==> flow/design.v <==
`timescale 1ns / 1ps
module atomik_delta_acc #(
    parameter DELTA_WIDTH = 64       
)(
    input  wire                     clk,             
    input  wire                     rst_n,           
    input  wire [DELTA_WIDTH-1:0]   delta_in,        
    input  wire                     delta_valid,     
    input  wire [DELTA_WIDTH-1:0]   initial_state_in,    
    input  wire                     load_initial,        
    output wire [DELTA_WIDTH-1:0]   initial_state_out,       
    output wire [DELTA_WIDTH-1:0]   delta_accumulator_out,   
    output wire                     accumulator_zero     
);
    reg [DELTA_WIDTH-1:0] initial_state;
    reg [DELTA_WIDTH-1:0] delta_accumulator;
    always @(posedge clk or negedge rst_n) begin
        if (!rst_n) begin
            initial_state     <= {DELTA_WIDTH{1'b0}};
            delta_accumulator <= {DELTA_WIDTH{1'b0}};
        end
        else begin
            if (load_initial) begin
                initial_state     <= initial_state_in;
                delta_accumulator <= {DELTA_WIDTH{1'b0}};   
            end
            if (delta_valid) begin
                delta_accumulator <= delta_accumulator ^ delta_in;
            end
        end
    end
    assign initial_state_out     = initial_state;
    assign delta_accumulator_out = delta_accumulator;
    assign accumulator_zero = ~(|delta_accumulator);
endmodule
`timescale 1ns / 1ps
module atomik_parallel_acc #(
    parameter DELTA_WIDTH = 64,      
    parameter N_BANKS     = 4,       
    parameter BANK_SEL_W  = (N_BANKS > 1) ? $clog2(N_BANKS) : 1   
)(
    input  wire                              clk,
    input  wire                              rst_n,
    input  wire [DELTA_WIDTH-1:0]            delta_in,
    input  wire                              delta_valid,
    input  wire [N_BANKS*DELTA_WIDTH-1:0]    delta_parallel_in,
    input  wire [N_BANKS-1:0]                delta_parallel_valid,
    input  wire                              parallel_mode,
    input  wire [DELTA_WIDTH-1:0]            initial_state_in,
    input  wire                              load_initial,
    output wire [DELTA_WIDTH-1:0]            current_state,
    output wire [DELTA_WIDTH-1:0]            merged_accumulator,
    output wire                              accumulator_zero,
    output wire [BANK_SEL_W-1:0]             current_bank,
    output wire [N_BANKS-1:0]                bank_active
);
    reg [DELTA_WIDTH-1:0] initial_state  ;
    reg [BANK_SEL_W-1:0] bank_sel;
    always @(posedge clk or negedge rst_n) begin
        if (!rst_n) begin
            initial_state <= {DELTA_WIDTH{1'b0}};
        end
        else if (load_initial) begin
            initial_state <= initial_state_in;
        end
    end
    always @(posedge clk or negedge rst_n) begin
        if (!rst_n) begin
            bank_sel <= {BANK_SEL_W{1'b0}};
        end
        else if (load_initial) begin
            bank_sel <= {BANK_SEL_W{1'b0}};
        end
        else if (!parallel_mode && delta_valid) begin
            if (bank_sel == N_BANKS - 1)
                bank_sel <= {BANK_SEL_W{1'b0}};
            else
                bank_sel <= bank_sel + 1'b1;
        end
    end
    wire [N_BANKS-1:0] bank_delta_valid;
    wire [DELTA_WIDTH-1:0] bank_delta_in [0:N_BANKS-1];
    genvar gi;
    generate
        for (gi = 0; gi < N_BANKS; gi = gi + 1) begin : bank_input_mux
            assign bank_delta_valid[gi] = parallel_mode
                ? delta_parallel_valid[gi]
                : (delta_valid && (bank_sel == gi));
            assign bank_delta_in[gi] = parallel_mode
                ? delta_parallel_in[(gi+1)*DELTA_WIDTH-1 -: DELTA_WIDTH]
                : delta_in;
        end
    endgenerate
    wire [DELTA_WIDTH-1:0] bank_acc [0:N_BANKS-1];
    generate
        for (gi = 0; gi < N_BANKS; gi = gi + 1) begin : banks
            atomik_delta_acc #(
                .DELTA_WIDTH(DELTA_WIDTH)
            ) u_bank (
                .clk                  (clk),
                .rst_n                (rst_n),
                .delta_in             (bank_delta_in[gi]),
                .delta_valid          (bank_delta_valid[gi]),
                .initial_state_in     ({DELTA_WIDTH{1'b0}}),
                .load_initial         (load_initial),
                .initial_state_out    (),   
                .delta_accumulator_out(bank_acc[gi]),
                .accumulator_zero     ()    
            );
        end
    endgenerate
    wire [DELTA_WIDTH-1:0] merge_node [0:2*N_BANKS-2];
    generate
        for (gi = 0; gi < N_BANKS; gi = gi + 1) begin : merge_leaf
            assign merge_node[gi] = bank_acc[gi];
        end
        for (gi = 0; gi < N_BANKS - 1; gi = gi + 1) begin : merge_inner
            assign merge_node[N_BANKS + gi] = merge_node[2*gi] ^ merge_node[2*gi + 1];
        end
    endgenerate
    wire [DELTA_WIDTH-1:0] merged_acc_comb  ;
    assign merged_acc_comb = merge_node[2*N_BANKS - 2];
    wire [DELTA_WIDTH-1:0] state_recon  ;
    assign state_recon        = initial_state ^ merged_acc_comb;
    assign current_state      = state_recon;
    assign merged_accumulator = merged_acc_comb;
    assign accumulator_zero   = ~(|merged_acc_comb);
    assign current_bank = bank_sel;
    assign bank_active  = bank_delta_valid;
endmodule
module atomik_top_parallel #(
    parameter integer SYS_CLK_HZ = 94_500_000,
    parameter integer BAUD_RATE  = 115200,
    parameter integer N_BANKS    = 4
)(
    input  wire       sys_clk,
    input  wire       sys_rst_n,
    input  wire       uart_rx,
    output wire       uart_tx,
    output wire [5:0] led
);
    wire clk_int;
    wire pll_lock;
    assign clk_int  = sys_clk;
    assign pll_lock = 1'b1;
    reg [15:0] por_cnt;
    always @(posedge sys_clk or negedge sys_rst_n) begin
        if (!sys_rst_n)
            por_cnt <= 16'd0;
        else if (por_cnt != 16'hFFFF)
            por_cnt <= por_cnt + 16'd1;
    end
    wire por_done = (por_cnt == 16'hFFFF);
    reg [2:0] rst_sync;
    always @(posedge clk_int or negedge sys_rst_n) begin
        if (!sys_rst_n)
            rst_sync <= 3'b000;
        else
            rst_sync <= {rst_sync[1:0], (por_done & pll_lock)};
    end
    wire internal_rst_n = rst_sync[2];
    reg [23:0] heartbeat_cnt;
    always @(posedge clk_int or negedge internal_rst_n) begin
        if (!internal_rst_n)
            heartbeat_cnt <= 24'd0;
        else
            heartbeat_cnt <= heartbeat_cnt + 24'd1;
    end
    localparam integer BAUD_DIV = SYS_CLK_HZ / BAUD_RATE;
    localparam integer HALF_BIT = BAUD_DIV / 2;
    reg [15:0] rx_baud_cnt;
    reg [3:0]  rx_bit_cnt;
    reg [7:0]  rx_shift;
    reg [7:0]  rx_data;
    reg        rx_valid;
    reg [1:0]  rx_state;
    reg [2:0]  rx_sync;
    wire rx_pin = rx_sync[2];
    always @(posedge clk_int or negedge internal_rst_n) begin
        if (!internal_rst_n)
            rx_sync <= 3'b111;
        else
            rx_sync <= {rx_sync[1:0], uart_rx};
    end
    localparam RX_IDLE  = 2'd0;
    localparam RX_START = 2'd1;
    localparam RX_DATA  = 2'd2;
    localparam RX_STOP  = 2'd3;
    always @(posedge clk_int or negedge internal_rst_n) begin
        if (!internal_rst_n) begin
            rx_state    <= RX_IDLE;
            rx_baud_cnt <= 16'd0;
            rx_bit_cnt  <= 4'd0;
            rx_shift    <= 8'd0;
            rx_data     <= 8'd0;
            rx_valid    <= 1'b0;
        end else begin
            rx_valid <= 1'b0;
            case (rx_state)
                RX_IDLE: begin
                    if (!rx_pin) begin
                        rx_state    <= RX_START;
                        rx_baud_cnt <= 16'd0;
                    end
                end
                RX_START: begin
                    if (rx_baud_cnt == HALF_BIT[15:0]) begin
                        if (!rx_pin) begin
                            rx_state    <= RX_DATA;
                            rx_baud_cnt <= 16'd0;
                            rx_bit_cnt  <= 4'd0;
                        end else begin
                            rx_state <= RX_IDLE;
                        end
                    end else begin
                        rx_baud_cnt <= rx_baud_cnt + 16'd1;
                    end
                end
                RX_DATA: begin
                    if (rx_baud_cnt == BAUD_DIV[15:0] - 1) begin
                        rx_baud_cnt <= 16'd0;
                        rx_shift    <= {rx_pin, rx_shift[7:1]};
                        if (rx_bit_cnt == 4'd7)
                            rx_state <= RX_STOP;
                        else
                            rx_bit_cnt <= rx_bit_cnt + 4'd1;
                    end else begin
                        rx_baud_cnt <= rx_baud_cnt + 16'd1;
                    end
                end
                RX_STOP: begin
                    if (rx_baud_cnt == BAUD_DIV[15:0] - 1) begin
                        rx_data  <= rx_shift;
                        rx_valid <= 1'b1;
                        rx_state <= RX_IDLE;
                    end else begin
                        rx_baud_cnt <= rx_baud_cnt + 16'd1;
                    end
                end
            endcase
        end
    end
    reg [15:0] tx_baud_cnt;
    reg [3:0]  tx_bit_cnt;
    reg [7:0]  tx_shift;
    reg        tx_busy;
    reg        tx_out;
    reg        tx_start;
    reg [7:0]  tx_data;
    assign uart_tx = tx_out;
    always @(posedge clk_int or negedge internal_rst_n) begin
        if (!internal_rst_n) begin
            tx_baud_cnt <= 16'd0;
            tx_bit_cnt  <= 4'd0;
            tx_shift    <= 8'hFF;
            tx_busy     <= 1'b0;
            tx_out      <= 1'b1;
        end else begin
            if (!tx_busy && tx_start) begin
                tx_shift    <= tx_data;
                tx_busy     <= 1'b1;
                tx_bit_cnt  <= 4'd0;
                tx_baud_cnt <= 16'd0;
                tx_out      <= 1'b0;
            end else if (tx_busy) begin
                if (tx_baud_cnt == BAUD_DIV[15:0] - 1) begin
                    tx_baud_cnt <= 16'd0;
                    tx_bit_cnt  <= tx_bit_cnt + 4'd1;
                    case (tx_bit_cnt)
                        4'd0, 4'd1, 4'd2, 4'd3, 4'd4, 4'd5, 4'd6, 4'd7: begin
                            tx_out   <= tx_shift[0];
                            tx_shift <= {1'b1, tx_shift[7:1]};
                        end
                        4'd8: tx_out <= 1'b1;
                        4'd9: begin
                            tx_busy <= 1'b0;
                            tx_out  <= 1'b1;
                        end
                        default: begin
                            tx_busy <= 1'b0;
                            tx_out  <= 1'b1;
                        end
                    endcase
                end else begin
                    tx_baud_cnt <= tx_baud_cnt + 16'd1;
                end
            end
        end
    end
    reg         par_delta_valid;
    reg  [63:0] par_delta_in;
    reg         par_load_initial;
    reg  [63:0] par_initial_state_in;
    wire [63:0] par_current_state;
    wire [63:0] par_merged_acc;
    wire        par_acc_zero;
    atomik_parallel_acc #(
        .DELTA_WIDTH (64),
        .N_BANKS     (N_BANKS)
    ) u_parallel_acc (
        .clk                  (clk_int),
        .rst_n                (internal_rst_n),
        .delta_in             (par_delta_in),
        .delta_valid          (par_delta_valid),
        .delta_parallel_in    ({N_BANKS*64{1'b0}}),
        .delta_parallel_valid ({N_BANKS{1'b0}}),
        .parallel_mode        (1'b0),    
        .initial_state_in     (par_initial_state_in),
        .load_initial         (par_load_initial),
        .current_state        (par_current_state),
        .merged_accumulator   (par_merged_acc),
        .accumulator_zero     (par_acc_zero),
        .current_bank         (),
        .bank_active          ()
    );
    localparam CMD_IDLE      = 4'd0;
    localparam CMD_LOAD      = 4'd1;
    localparam CMD_ACCUM     = 4'd2;
    localparam CMD_READ      = 4'd3;
    localparam CMD_READ_WAIT = 4'd4;
    localparam CMD_STATUS    = 4'd5;
    localparam CMD_TX_START  = 4'd7;
    localparam CMD_TX_WAIT   = 4'd8;
    localparam CMD_TX_DONE   = 4'd9;
    reg [3:0]  cmd_state;
    reg [3:0]  byte_cnt;
    reg [63:0] cmd_buffer;
    reg [63:0] tx_buffer;
    reg [3:0]  tx_byte_cnt;
    reg [3:0]  tx_bytes_total;
    reg        cmd_active;
    always @(posedge clk_int or negedge internal_rst_n) begin
        if (!internal_rst_n) begin
            cmd_state            <= CMD_IDLE;
            byte_cnt             <= 4'd0;
            cmd_buffer           <= 64'd0;
            tx_buffer            <= 64'd0;
            tx_byte_cnt          <= 4'd0;
            tx_bytes_total       <= 4'd0;
            tx_start             <= 1'b0;
            tx_data              <= 8'd0;
            cmd_active           <= 1'b0;
            par_delta_valid      <= 1'b0;
            par_delta_in         <= 64'd0;
            par_load_initial     <= 1'b0;
            par_initial_state_in <= 64'd0;
        end else begin
            tx_start         <= 1'b0;
            par_delta_valid  <= 1'b0;
            par_load_initial <= 1'b0;
            case (cmd_state)
                CMD_IDLE: begin
                    cmd_active <= 1'b0;
                    if (rx_valid) begin
                        case (rx_data)
                            8'h4C: begin   
                                cmd_state  <= CMD_LOAD;
                                byte_cnt   <= 4'd0;
                                cmd_buffer <= 64'd0;
                                cmd_active <= 1'b1;
                            end
                            8'h41: begin   
                                cmd_state  <= CMD_ACCUM;
                                byte_cnt   <= 4'd0;
                                cmd_buffer <= 64'd0;
                                cmd_active <= 1'b1;
                            end
                            8'h52: begin   
                                cmd_state  <= CMD_READ;
                                cmd_active <= 1'b1;
                            end
                            8'h53: begin   
                                cmd_state  <= CMD_STATUS;
                                cmd_active <= 1'b1;
                            end
                            default: ;
                        endcase
                    end
                end
                CMD_LOAD: begin
                    if (rx_valid) begin
                        cmd_buffer <= {cmd_buffer[55:0], rx_data};
                        if (byte_cnt == 4'd7) begin
                            par_initial_state_in <= {cmd_buffer[55:0], rx_data};
                            par_load_initial     <= 1'b1;
                            cmd_state            <= CMD_IDLE;
                            cmd_active           <= 1'b0;
                        end else begin
                            byte_cnt <= byte_cnt + 4'd1;
                        end
                    end
                end
                CMD_ACCUM: begin
                    if (rx_valid) begin
                        cmd_buffer <= {cmd_buffer[55:0], rx_data};
                        if (byte_cnt == 4'd7) begin
                            par_delta_in    <= {cmd_buffer[55:0], rx_data};
                            par_delta_valid <= 1'b1;
                            cmd_state       <= CMD_IDLE;
                            cmd_active      <= 1'b0;
                        end else begin
                            byte_cnt <= byte_cnt + 4'd1;
                        end
                    end
                end
                CMD_READ: begin
                    cmd_state <= CMD_READ_WAIT;
                end
                CMD_READ_WAIT: begin
                    tx_buffer      <= par_current_state;
                    tx_byte_cnt    <= 4'd0;
                    tx_bytes_total <= 4'd8;
                    cmd_state      <= CMD_TX_START;
                end
                CMD_STATUS: begin
                    tx_buffer      <= {par_acc_zero, 63'd0};
                    tx_byte_cnt    <= 4'd0;
                    tx_bytes_total <= 4'd1;
                    cmd_state      <= CMD_TX_START;
                end
                CMD_TX_START: begin
                    if (tx_byte_cnt < tx_bytes_total) begin
                        tx_data     <= tx_buffer[63:56];
                        tx_buffer   <= {tx_buffer[55:0], 8'd0};
                        tx_start    <= 1'b1;
                        tx_byte_cnt <= tx_byte_cnt + 4'd1;
                        cmd_state   <= CMD_TX_WAIT;
                    end else begin
                        cmd_state <= CMD_IDLE;
                    end
                end
                CMD_TX_WAIT: begin
                    if (tx_busy)
                        cmd_state <= CMD_TX_DONE;
                end
                CMD_TX_DONE: begin
                    if (!tx_busy) begin
                        if (tx_byte_cnt < tx_bytes_total)
                            cmd_state <= CMD_TX_START;
                        else
                            cmd_state <= CMD_IDLE;
                    end
                end
                default: cmd_state <= CMD_IDLE;
            endcase
        end
    end
    reg [19:0] rx_activity;
    always @(posedge clk_int or negedge internal_rst_n) begin
        if (!internal_rst_n)
            rx_activity <= 20'd0;
        else if (rx_valid)
            rx_activity <= 20'hFFFFF;
        else if (rx_activity != 20'd0)
            rx_activity <= rx_activity - 20'd1;
    end
    assign led[5] = ~pll_lock;
    assign led[4] = ~heartbeat_cnt[23];
    assign led[3] = ~cmd_active;
    assign led[2] = ~par_acc_zero;
    assign led[1] = ~tx_busy;
    assign led[0] = ~(rx_activity != 20'd0);
endmodule
==> reports on atomik_top_parallel <==
**Tool chain data of atomik_top_parallel**

Each step is given for the RTL above and for the edited RTL.
"before" refers to lines of the RTL above, "after" to lines of the edited file.
"difference" is "after" less "before", of the values as shown.
Library cell names are shortened.
The mark -- stands for no value.

- Top: atomik_top_parallel
- Clock input: sys_clk
- Standard-cell library: sky130hd
- Corner: tt_025C_1v80

**Diff**

The edit as a unified diff against the file above.
A script made this edit. It changes what the design does and was not meant as an optimisation.

```diff
@@ -95,17 +95,5 @@
     generate
         for (gi = 0; gi < N_BANKS; gi = gi + 1) begin : banks
-            atomik_delta_acc #(
-                .DELTA_WIDTH(DELTA_WIDTH)
-            ) u_bank (
-                .clk                  (clk),
-                .rst_n                (rst_n),
-                .delta_in             (bank_delta_in[gi]),
-                .delta_valid          (bank_delta_valid[gi]),
-                .initial_state_in     ({DELTA_WIDTH{1'b0}}),
-                .load_initial         (load_initial),
-                .initial_state_out    (),   
-                .delta_accumulator_out(bank_acc[gi]),
-                .accumulator_zero     ()    
-            );
+            assign bank_acc[gi] = 0;
         end
     endgenerate
```

**Word level**

Yosys after proc, flatten, opt, wreduce and memory -nomap, before mapping. Print and check cells are not counted.

Operators by class:

| item | before | after | difference |
|---|---|---|---|
| mux-type cells | 81 | 72 | -9 |
| order comparisons | 1 | 1 | 0 |
| bitwise operators | 13 | 4 | -9 |
| eq/ne operators | 50 | 47 | -3 |
| reductions and logical operators | 49 | 37 | -12 |
| $add $sub $neg | 10 | 9 | -1 |

Operators with widths:

| operator | before | after | difference |
|---|---|---|---|
| bitwise XOR 64 bit | 8 | 0 | -8 |
| nonzero test 2 bit | 12 | 7 | -5 |
| 2-to-1 mux 64 bit | 6 | 1 | -5 |
| logical AND 1 bit | 5 | 1 | -4 |
| 2-to-1 mux 2 bit | 9 | 6 | -3 |
| == test 2 bit (second input constant) | 4 | 2 | -2 |
| 2-to-1 mux 1 bit | 20 | 19 | -1 |
| NOT 1 bit | 5 | 4 | -1 |
| AND reduction 3 bit | 4 | 3 | -1 |
| == test 2 x 1 -> 1 bit (second input constant) | 2 | 1 | -1 |
| logical NOT 2 bit | 2 | 1 | -1 |
| adder 2 x 1 -> 2 bit (second input constant) | 1 | 0 | -1 |
| OR reduction 64 bit | 1 | 0 | -1 |
| 2-to-1 mux 4 bit | 18 | 18 | 0 |
| inequality test 2 bit (second input constant) | 14 | 14 | 0 |
| == test 4 x 3 -> 1 bit (second input constant) | 9 | 9 | 0 |
| 2-to-1 mux 16 bit | 7 | 7 | 0 |
| AND reduction 2 bit | 7 | 7 | 0 |
| adder 4 x 1 -> 4 bit (second input constant) | 4 | 4 | 0 |
| == test 4 x 2 -> 1 bit (second input constant) | 4 | 4 | 0 |
| == test 8 x 7 -> 1 bit (second input constant) | 4 | 4 | 0 |
| 2-to-1 mux 8 bit | 4 | 4 | 0 |
| parallel mux 4 bit (select 2 bit) | 4 | 4 | 0 |
| adder 16 x 1 -> 16 bit (second input constant) | 3 | 3 | 0 |
| == test 4 bit (second input constant) | 3 | 3 | 0 |
| 2-to-1 mux 56 bit | 3 | 3 | 0 |
| OR reduction 2 bit | 3 | 3 | 0 |
| == test 16 x 10 -> 1 bit (second input constant) | 2 | 2 | 0 |

The list need not be complete.

Bit counts:

| item | before | after | difference |
|---|---|---|---|
| register bits | 733 | 410 | -323 |
| output and inout port bits | 7 | 7 | 0 |
| cells after elaboration | 239 | 198 | -41 |

**Depth**

Longest topological path by Yosys (ltp), each cell counted once; first at word level (registers and memories cut), then after technology mapping (sequential cells cut; the memories' decode and read muxes count).

Depth:

| item | before | after | difference |
|---|---|---|---|
| word-level depth | 6 | 6 | 0 |
| ABC_AREA | 0 | 0 | -- |
| depth in mapped cells | 10 | 9 | -1 |

**Netlist**

Yosys stat after the flow's synthesis: flattened, memories mapped to cells. It holds for the ABC_AREA given above (unset counts as 0); a run with the other value may have another netlist.

Cell types:

| cell | before | after | difference |
|---|---|---|---|
| o21ai_0 | 648 | 71 | -577 |
| nand2_1 | 776 | 222 | -554 |
| dfrtp_1 | 724 | 401 | -323 |
| xnor2_1 | 276 | 32 | -244 |
| clkbuf_1 | 164 | 70 | -94 |
| buf_1 | 61 | 0 | -61 |
| mux2_2 | 202 | 142 | -60 |
| nand3_1 | 30 | 55 | +25 |
| nor2_1 | 152 | 170 | +18 |
| a221oi_1 | 39 | 55 | +16 |
| nor3_1 | 11 | 27 | +16 |
| a21oi_1 | 37 | 23 | -14 |
| o31ai_1 | 16 | 2 | -14 |
| o21ai_1 | 1 | 13 | +12 |
| nand4_1 | 31 | 20 | -11 |
| nand2b_1 | 22 | 12 | -10 |
| xor2_1 | 33 | 24 | -9 |
| a211o_1 | 1 | 9 | +8 |

The list need not be complete.

Synthesis totals:

| item | before | after | difference |
|---|---|---|---|
| buffers | 240 | 81 | -159 |
| mapped area (µm²) | 33967.6 | 17623.2 | -16344.4 |
| cell count | 3468 | 1582 | -1886 |
| mapped flip-flops | 738 | 415 | -323 |

The figures by module come from a second, unflattened synthesis with its own total; it is not the netlist above.

Second synthesis, totals:

| item | before | after | difference |
|---|---|---|---|
| cell total of the unflattened synthesis | 4664 | 1819 | -2845 |
| area total of the unflattened synthesis (µm²) | 48048.6 | 20930.1 | -27118.5 |

Rows give one instance, submodules left out.

By module, before:

| module | area (µm²) | cells | sequential area (µm²) | instances |
|---|---|---|---|---|
| atomik_delta_acc #(DELTA_WIDTH=64) | 5718.0 | 496 | 3203.1 | 4 |
| atomik_top_parallel | 17585.6 | 1582 | 10427.5 | 1 |
| atomik_parallel_acc | 7591.0 | 1098 | 1651.6 | 1 |

By module, after:

| module | area (µm²) | cells | sequential area (µm²) | instances |
|---|---|---|---|---|
| atomik_top_parallel | 17713.2 | 1595 | 10427.5 | 1 |
| atomik_parallel_acc | 3216.8 | 224 | 1651.6 | 1 |

**Path before layout**

Path of least setup slack by OpenSTA after synthesis, without wires, with an ideal clock, recovery checks aside; 20% of the period is set as input and as output delay. Where synthesis merged equal registers, the netlist keeps one of their names.

Path post-synthesis:

| item | before | after | difference |
|---|---|---|---|
| kind | reg2out | reg2out | -- |
| start | register rx_activity[10] | register rx_activity[12] | -- |
| end | output led[0] | output led[0] | -- |
| arrival (ns) | 1.723 | 1.307 | -0.416 |
| setup slack (ns) | 6.277 | 6.693 | +0.416 |
| required time (ns) | 8.000 | 8.000 | 0.000 |
| path delay (ns) | 1.723 | 1.307 | -0.416 |
| launch time at the first pin (ns) | 0.000 | 0.000 | 0.000 |
| path buffers | 1 | 0 | -1 |
| period (ns) | 10.0 | 10.0 | 0.0 |
| stages | 5 | 4 | -1 |
| synthesis period reached (ns) | 3.723 | 3.307 | -0.416 |

"path delay" = arrival - input delay + setup time.
A path that ends at an output port has no setup time.
"stages" counts driving pins, that of a launching flip-flop among them; a cell with two outputs on the path counts twice.
"synthesis period reached" = period - worst setup slack (recovery checks aside). The figure is calculated, with input and output delays left at 20% of the set period.
Between the ends stands the longest chain of elaborated cells between them, by number of cells; it is not shown to be the way that was timed. Of several equally long chains one is given.
A line is the first line of the expression or statement that the cell stems from. Yosys adds cells for indexed reads and writes and turns some case tables into memories.
A register here has more assigning lines than the two given.

Between the ends, post-synthesis, before:
- Cell sequence: dfrtp_1 > or4_1 > nor4_4 > and2_1 > clkbuf_1
- Cells in the longest elaborated chain: 2
- Elaborated cells between the ends (all ways): 2

Ends and longest elaborated chain, post-synthesis, before:

| item | line | source |
|---|---|---|
| start, declared | 448 | `reg [19:0] rx_activity;` |
| start, assigned | 451 | `rx_activity <= 20'd0;` |
| start, assigned | 455 | `rx_activity <= rx_activity - 20'd1;` |
| nonzero test 20 bit | 462 | `assign led[0] = ~(rx_activity != 20'd0);` |
| NOT 1 bit | 462 |  |
| end, declared | 140 | `output wire [5:0] led` |

Between the ends, post-synthesis, after:
- Cell sequence: dfrtp_1 > nor4_1 > nand4_1 > nor2_1
- Cells in the longest elaborated chain: 2
- Elaborated cells between the ends (all ways): 2

Ends and longest elaborated chain, post-synthesis, after:

| item | line | source |
|---|---|---|
| start, declared | 436 | `reg [19:0] rx_activity;` |
| start, assigned | 439 | `rx_activity <= 20'd0;` |
| start, assigned | 443 | `rx_activity <= rx_activity - 20'd1;` |
| nonzero test 20 bit | 450 | `assign led[0] = ~(rx_activity != 20'd0);` |
| NOT 1 bit | 450 |  |
| end, declared | 128 | `output wire [5:0] led` |

**Path in the finished layout**

Path of least setup slack in the final report of each run of pair 1 (OpenROAD, finished layout, wires in). Where an end is a register, its clock arrival counts in the times.

Path post-layout:

| item | before | after | difference |
|---|---|---|---|
| kind | reg2out | reg2out | -- |
| start | register u_parallel_acc.banks[2].u_bank.delta_accumulator[33] | register rx_activity[12] | -- |
| end | output led[2] | output led[0] | -- |
| path buffers | 1 | 1 | 0 |
| stages | 7 | 5 | -2 |
| setup slack (ns) | 0.97 | 1.89 | +0.92 |
| arrival (ns) | 3.60 | 2.68 | -0.92 |
| period (ns) | 5.71 | 5.71 | 0.00 |
| required time (ns) | 4.57 | 4.57 | 0.00 |
| launch time at the first pin (ns) | 0.62 | 0.56 | -0.06 |

Between the ends stands the longest chain of elaborated cells between them, by number of cells; it is not shown to be the way that was timed. Of several equally long chains one is given.
A register here has more assigning lines than the two given.

Between the ends, post-layout, before:
- Cell sequence: dfrtp_1 > xnor2_1 > xnor2_1 > nand4_1 > nor4_1 > nand4_1 > clkdlybuf4s50_1
- Cells in the longest elaborated chain: 3
- Elaborated cells between the ends (all ways): 3
- Source lines of those cells: 2

Ends and longest elaborated chain, post-layout, before:

| item | line | source |
|---|---|---|
| start, declared | 16 | `reg [DELTA_WIDTH-1:0] delta_accumulator;` |
| start, assigned | 20 | `delta_accumulator <= {DELTA_WIDTH{1'b0}};` |
| start, assigned | 28 | `delta_accumulator <= delta_accumulator ^ delta_in;` |
| bitwise XOR 64 bit (2 in a row) | 118 | `assign merge_node[N_BANKS + gi] = merge_node[2*gi] ^ merge_node[2*gi + 1];` |
| OR reduction 64 bit | 127 | `assign accumulator_zero   = ~(\|merged_acc_comb);` |
| end, declared | 140 | `output wire [5:0] led` |

Between the ends, post-layout, after:
- Cell sequence: dfrtp_1 > nor4_1 > nand4_1 > nor2_1 > clkdlybuf4s50_1
- Cells in the longest elaborated chain: 2
- Elaborated cells between the ends (all ways): 2

Ends and longest elaborated chain, post-layout, after:

| item | line | source |
|---|---|---|
| start, declared | 436 | `reg [19:0] rx_activity;` |
| start, assigned | 439 | `rx_activity <= 20'd0;` |
| start, assigned | 443 | `rx_activity <= rx_activity - 20'd1;` |
| nonzero test 20 bit | 450 | `assign led[0] = ~(rx_activity != 20'd0);` |
| NOT 1 bit | 450 |  |
| end, declared | 128 | `output wire [5:0] led` |

**Measured runs**

Both versions went through the flow (Yosys, OpenROAD) with the same settings in each pair. Constraints: input delay and output delay 20% of the set period each, output load 0.01 pF.

Settings, pair 1:
- CORE_UTILIZATION: 40
- PLACE_DENSITY: 0.6
- period_ns: 5.71
- CAP_MARGIN: 20
- CORE_MARGIN: 2
- SLEW_MARGIN: 20

Measured results, pair 1:

| item | before | after | difference |
|---|---|---|---|
| die area (µm²) | 87267.1 | 45753.2 | -41513.9 |
| utilization after layout (%) | 45.2 | 45.9 | +0.7 |
| total negative slack on setup checks (ns) | 0.000 | 0.000 | 0.000 |
| smallest setup slack (ns) | 0.972 | 1.892 | +0.920 |
| Yosys chip area after synthesis (µm²) | 33967.6 | 17623.2 | -16344.4 |
| standard-cell area after routing (µm²) | 37873.8 | 19867.8 | -18006.0 |

Settings, pair 2:
- CAP_MARGIN: 15
- CELL_PAD_IN_SITES_DETAIL_PLACEMENT: 2
- CORE_ASPECT_RATIO: 0.57
- CORE_UTILIZATION: 17
- CTS_CLUSTER_SIZE: 88
- MAX_ROUTING_LAYER: met4
- MIN_ROUTING_LAYER: met2
- PLACE_DENSITY: 0.44
- SETUP_SLACK_MARGIN: 1.21
- period_ns: 4.05
- CORE_MARGIN: 2
- SLEW_MARGIN: 20

Measured results, pair 2:

| item | before | after | difference |
|---|---|---|---|
| die area (µm²) | 203544.0 | 106360.0 | -97184.0 |
| utilization after layout (%) | 20.3 | 20.3 | 0.0 |
| total negative slack on setup checks (ns) | -0.117 | 0.000 | +0.117 |
| smallest setup slack (ns) | -0.117 | 1.301 | +1.418 |
| Yosys chip area after synthesis (µm²) | 33967.6 | 17623.2 | -16344.4 |
| standard-cell area after routing (µm²) | 40184.8 | 20971.4 | -19213.4 |
| lowest hold slack (ns) | 0.349 | 0.350 | +0.001 |
